==> flow/design.v <==
module mp2 #(
    parameter CLK_FREQ = 12000000,
    parameter INTERVAL = CLK_FREQ / 360
)(
    input logic clk,
    input logic rst,
    output logic RGB_R,
    output logic RGB_G,
    output logic RGB_B
);
    logic [31:0] counter;
    logic [8:0] hue;
    logic [7:0] pwm_r, pwm_g, pwm_b;
    logic [7:0] pwm_counter;
    always_ff @(posedge clk) begin
        if (rst) begin
            counter <= 0;
            hue <= 0;
        end
        else if (counter >= INTERVAL)
        begin
            counter <= 0;
            hue <= (hue >= 359) ? 0 : hue + 1;
        end
        else
        begin
            counter <= counter + 1;
        end
    end
    always_comb begin
        pwm_r = (hue < 60) ? 255 :
                (hue < 120) ? (255 * (120 - hue) / 60) :
                (hue < 180) ? 0 :
                (hue < 240) ? 0 :
                (hue < 300) ? (255 * (hue - 240) / 60) :
                255;
        pwm_g = (hue < 60) ? (255 * (hue - 0) / 60) :
                (hue < 180) ? 255 :
                (hue < 240) ? (255 * (240 - hue) / 60) :
                0;
        pwm_b = (hue < 120) ? 0 :
                (hue < 180) ? (255 * (hue - 120) / 60) :
                (hue < 300) ? 255 :
                (hue < 360) ? (255 * (360 - hue) / 60) :
                0;
    end
    always_ff @(posedge clk) begin
        if (rst) pwm_counter <= 0;
        else pwm_counter <= pwm_counter + 1;
    end
    assign {RGB_R, RGB_G, RGB_B} = {pwm_counter < pwm_r, pwm_counter < pwm_g, pwm_counter < pwm_b};
endmodule
==> Tool chain data of mp2 <==
The steps from the RTL of mp2 to its reports follow in flow order.
Lines are those of the file above, counted from 1.
Operators: Yosys type, input widths -> output width; for muxes data width and select width s.
Cell names lack the library's common part.
{ "design": {"design": "mp2", "clock_port": "clk", "library": "sky130hd", "lib_corner": "tt_025C_1v80"} }

==> Word-level counts <==
Source: Yosys, flattened and elaborated, memories not mapped. Widths are those after wreduce. Registers that Yosys merges into a memory's read port (data or address) are not register bits. Print and check cells do not count. Equal cells are merged and count once.
{ "bits": {"latchBits": 0, "mem_bits_ro": 0, "mem_bits_rw": 0, "out_inout_bits": 3, "clocked_rd_ports_x_width": 0, "word_cells": 48, "n_memories": 0, "ff_bits": 49} }
{ "op_classes": {"n_addsub": 8, "compare": 11, "n_eq": 0, "div_mod_pow": 6, "shifts": 0, "multipliers": 6, "reduce_logical": 1, "bitwise": 0, "mux": 13} }
{ "ops": {"columns": ["op", "count"], "rows": [
  ["$div 32x6->32 const B", 6],
  ["$mul 9x10->19 const A", 5],
  ["$mul 8x9->17 const A", 1],
  ["$mux 8", 12],
  ["$add 32x1->32 const B", 1],
  ["$ge 32x16->1 const B", 1],
  ["$lt 8x8->1", 3],
  ["$lt 9x8->1 const B", 2],
  ["$lt 9x9->1 const B", 2],
  ["$sub 7x9->10 const A", 1],
  ["$sub 8x9->10 const A", 1],
  ["$sub 9x7->10 const B", 1],
  ["$sub 9x8->10 const B", 1],
  ["$sub 9x9->10 const A", 1],
  ["$add 9x1->9 const B", 1],
  ["$lt 9x6->1 const B", 1],
  ["$lt 9x7->1 const B", 1],
  ["$ge 9x9->1 const B", 1],
  ["$mux 9", 1],
  ["$add 8x1->8 const B", 1],
  ["$reduce_or 2->1", 1]
]} }

==> Longest topological paths <==
Yosys ltp: most cells in a row. Word level: on the elaborated netlist, between registers, memories and ports. Mapped: between sequential cells and ports; inverters and the memories' decode and read muxes count.
{ "logic_depth": {"word_depth": 9, "abc_area": 0, "ltp_mapped": 52, "mapped_depth_nobuf": 48} }

==> Netlist <==
Yosys stat after the flow's synthesis: flattened, memories mapped to cells. It holds for the ABC_AREA given above (unset counts as 0); a run with the other value may have another netlist.
{ "synth_totals": {"seq_area_um2": 980.9, "synth_area_um2": 18081.1, "stdcells": 2207, "flip_flops": 49} }
{ "types": {"columns": ["type", "count", "type_area_um2"], "rows": [
  ["fa_1", 227, 4.54E+03],
  ["ha_1", 243, 3.04E+03],
  ["inv_1", 422, 1.58E+03],
  ["dfxtp_1", 49, 980.941],
  ["xnor2_1", 110, 963.424],
  ["a21oi_1", 145, 725.696],
  ["nor2_1", 134, 502.982],
  ["o21ai_0", 95, 475.456],
  ["nand2_1", 126, 472.954],
  ["xor2_1", 51, 446.678],
  ["a21o_1", 38, 285.274],
  ["a211oi_1", 34, 255.245],
  ["nand3_1", 51, 255.245],
  ["o211ai_1", 29, 217.709],
  ["o21a_1", 24, 180.173],
  ["nor3_1", 33, 165.158],
  ["clkbuf_1", 36, 135.13],
  ["mux2i_1", 13, 130.125]
]} }
Not listed: further types 84, cells in them 347.

==> Worst setup path after synthesis <==
Source: OpenSTA report_checks on the synthesized netlist (no wires, ideal clock, input and output delay 20% of the period each), path of least setup slack; recovery checks are left aside. Register names are those of the netlist, which keeps one name where synthesis merged equal registers.
{ "synth_path": {"path_type": "register to output", "from": "register hue[2]", "to": "output port RGB_G", "tclk_ns": 30.0, "arrival_ns": 13.172, "t_first_pin_ns": 0.000, "path_buffers": 3, "stages": 49, "delay_ns": 13.172, "setup_slack_ns": 10.828, "required_ns": 24.000, "output_delay_ns": 6.000, "synth_period_reached_ns": 19.172} }
"delay_ns" = arrival - input delay + setup time.
At an output port there is no setup time.
"stages": output pins that drive a net of the path, with the launching flip-flop's if there is one; two outputs of one cell count as two.
"synth_period_reached_ns" is the clock period less the worst setup slack; recovery checks do not enter. This is arithmetic on one report: input and output delays are still those of the set period (20% each).
Between the ends stands the longest chain of elaborated cells between them, by number of cells; it is not shown to be the way that was timed. Of several equally long chains one is given.
A line is the first line of the expression or statement that the cell stems from. Yosys adds cells for indexed reads and writes and turns some case tables into memories.
{ "synth_between": {"path_cell_list": "dfxtp_1 -> buf_2 -> inv_1 -> ha_1 -> nor2b_1 -> a21oi_1 -> nor2_1 -> a211oi_1 -> inv_1 -> fa_1 -> inv_1 -> fa_1 -> fa_1 -> fa_1 -> ha_1 -> a211oi_1 -> o211ai_1 -> and3_1 -> (+13 left out) -> a311o_1 -> a211oi_2 -> mux2i_1 -> xor2_1 -> buf_2 -> or4_1 -> and3_1 -> o2111ai_2 -> a21oi_2 -> o22ai_2 -> inv_1 -> a21oi_1 -> ha_1 -> a211oi_1 -> nand2_1 -> a221oi_1 -> nand2_1 -> o21ai_1", "elab_chain_len": 7} }
{ "synth_rtl": {"columns": ["element", "line_no", "rtl"], "rows": [
  ["start: declaration", 12, "logic [8:0] hue;"],
  ["start: assignment", 18, "hue <= 0;"],
  ["start: assignment", 23, "hue <= (hue >= 359) ? 0 : hue + 1;"],
  ["$sub 8x9->10", 39, "(hue < 240) ? (255 * (240 - hue) / 60) :"],
  ["$mul 9x10->19", 39, null],
  ["$div 32x6->32", 39, null],
  ["$mux 8", 39, null],
  ["$mux 8", 38, "(hue < 180) ? 255 :"],
  ["$mux 8", 37, "pwm_g = (hue < 60) ? (255 * (hue - 0) / 60) :"],
  ["$lt 8x8->1", 51, "assign {RGB_R, RGB_G, RGB_B} = {pwm_counter < pwm_r, pwm_counter < pwm_g, pwm_counter < pwm_b};"],
  ["end: declaration", 8, "output logic RGB_G,"]
]} }

==> Worst path after layout <==
From the final timing report of run A: the path of least setup slack in the routed layout; clock arrival at registers is part of the times.
{ "layout_path": {"path_type": "register to output", "from": "register hue[2]", "to": "output port RGB_R", "path_buffers": 7, "setup_slack_ns": -1.51, "required_ns": 10.32, "output_delay_ns": 2.58, "t_first_pin_ns": 0.30, "stages": 53, "tclk_ns": 12.9, "arrival_ns": 11.83} }
Between the ends stands the longest chain of elaborated cells between them, by number of cells; it is not shown to be the way that was timed. Of several equally long chains one is given.
{ "layout_between": {"path_cell_list": "dfxtp_4 -> clkinvlp_4 -> ha_4 -> nor2b_4 -> a221o_2 -> xnor2_4 -> inv_2 -> fa_1 -> inv_2 -> fa_1 -> fa_1 -> inv_1 -> fa_1 -> inv_1 -> ha_1 -> buf_4 -> a21oi_1 -> nand2_1 -> (+17 left out) -> a211oi_2 -> mux2i_2 -> xor2_2 -> buf_6 -> or4_1 -> and3_4 -> o2111ai_4 -> a21oi_2 -> o22ai_2 -> buf_4 -> nand2_1 -> a21oi_2 -> ha_2 -> o21ai_2 -> nand2_1 -> a221o_1 -> a31oi_2 -> buf_2", "elab_chain_len": 9} }
{ "layout_rtl": {"columns": ["element", "line_no", "rtl"], "rows": [
  ["start: declaration", 12, "logic [8:0] hue;"],
  ["start: assignment", 18, "hue <= 0;"],
  ["start: assignment", 23, "hue <= (hue >= 359) ? 0 : hue + 1;"],
  ["$sub 9x8->10", 35, "(hue < 300) ? (255 * (hue - 240) / 60) :"],
  ["$mul 9x10->19", 35, null],
  ["$div 32x6->32", 35, null],
  ["$mux 8", 35, null],
  ["$mux 8", 34, "(hue < 240) ? 0 :"],
  ["$mux 8", 33, "(hue < 180) ? 0 :"],
  ["$mux 8", 32, "(hue < 120) ? (255 * (120 - hue) / 60) :"],
  ["$mux 8", 31, "pwm_r = (hue < 60) ? 255 :"],
  ["$lt 8x8->1", 51, "assign {RGB_R, RGB_G, RGB_B} = {pwm_counter < pwm_r, pwm_counter < pwm_g, pwm_counter < pwm_b};"],
  ["end: declaration", 7, "output logic RGB_R,"]
]} }

Stored flow runs of mp2 (4 of them; Yosys, OpenROAD, sky130hd). They differ in their settings and are not a sequence. Constraints: input delay and output delay 20% of the set period each, output load 0.01 pF.
"period reached" = clock period - worst setup slack. The figure is calculated, with input and output delays left at 20% of the set period.
"time of the worst setup path": the worst setup path's part of the clock period (all of it between registers, 20% less for each end at a port) less its slack. A launch clock that arrives late makes it longer, a capture clock that arrives late makes it shorter.
"overall power" is the tool's figure for a default switching activity; nothing was simulated.

==> run A: settings <==
{ "ABC_AREA": 0, "CAP_MARGIN": 20, "CORE_ASPECT_RATIO": 1.43, "CORE_MARGIN": 3, "CORE_UTILIZATION": 44, "CTS_CLUSTER_DIAMETER": 378, "CTS_CLUSTER_SIZE": 80, "MAX_ROUTING_LAYER": "met5", "MIN_ROUTING_LAYER": "met2", "PLACE_DENSITY_LB_ADDON": 0.26, "SETUP_SLACK_MARGIN": -0.43, "period_ns": 12.9, "SLEW_MARGIN": 20 }
==> run A: results <==
worst hold slack in the final report: 0.477 ns
overall power: 4.203 mW
total negative slack: -4.358 ns
worst slack on setup checks: -1.510 ns
standard-cell area of the final layout: 25390.6 sq um
synthesized cell area: 18081.1 sq um
full die area: 43600.9 sq um
period reached: 14.410 ns
time of the worst setup path: 11.83 ns
type of the worst setup path: register to output
utilization after routing: 62.7 %

==> run B: settings <==
{ "CAP_MARGIN": 15, "CELL_PAD_IN_SITES_DETAIL_PLACEMENT": 0, "GPL_ROUTABILITY_DRIVEN": 1, "GPL_TIMING_DRIVEN": 0, "HOLD_SLACK_MARGIN": 0.24, "MIN_ROUTING_LAYER": "met2", "PLACE_DENSITY_LB_ADDON": 0.24, "SLEW_MARGIN": 40, "period_ns": 30.0, "CORE_MARGIN": 2, "CORE_UTILIZATION": 40 }
==> run B: results <==
worst hold slack in the final report: 0.475 ns
overall power: 1.226 mW
total negative slack: 0.000 ns
worst slack on setup checks: 8.042 ns
standard-cell area of the final layout: 19257.2 sq um
synthesized cell area: 18081.1 sq um
full die area: 46919.9 sq um
period reached: 21.958 ns
time of the worst setup path: 15.96 ns
type of the worst setup path: register to output
utilization after routing: 43.4 %

==> run C: settings <==
{ "CELL_PAD_IN_SITES_GLOBAL_PLACEMENT": 1, "CORE_UTILIZATION": 40, "HOLD_SLACK_MARGIN": 0.14, "PLACE_DENSITY": 0.42, "SLEW_MARGIN": 5, "TNS_END_PERCENT": 95, "period_ns": 30.0, "CAP_MARGIN": 20, "CORE_MARGIN": 2 }
==> run C: results <==
worst hold slack in the final report: 0.483 ns
overall power: 1.199 mW
total negative slack: 0.000 ns
worst slack on setup checks: 8.535 ns
standard-cell area of the final layout: 19027.0 sq um
synthesized cell area: 18081.1 sq um
full die area: 46919.9 sq um
period reached: 21.465 ns
time of the worst setup path: 15.47 ns
type of the worst setup path: register to output
utilization after routing: 42.8 %

==> run D: settings <==
{ "CELL_PAD_IN_SITES_GLOBAL_PLACEMENT": 1, "CORE_UTILIZATION": 40, "SLEW_MARGIN": 5, "period_ns": 30.0, "CAP_MARGIN": 20, "CORE_MARGIN": 2 }
==> run D: results <==
worst hold slack in the final report: 0.474 ns
overall power: 1.189 mW
total negative slack: 0.000 ns
worst slack on setup checks: 8.114 ns
standard-cell area of the final layout: 19024.5 sq um
synthesized cell area: 18081.1 sq um
full die area: 46919.9 sq um
period reached: 21.886 ns
time of the worst setup path: 15.89 ns
type of the worst setup path: register to output
utilization after routing: 42.8 %
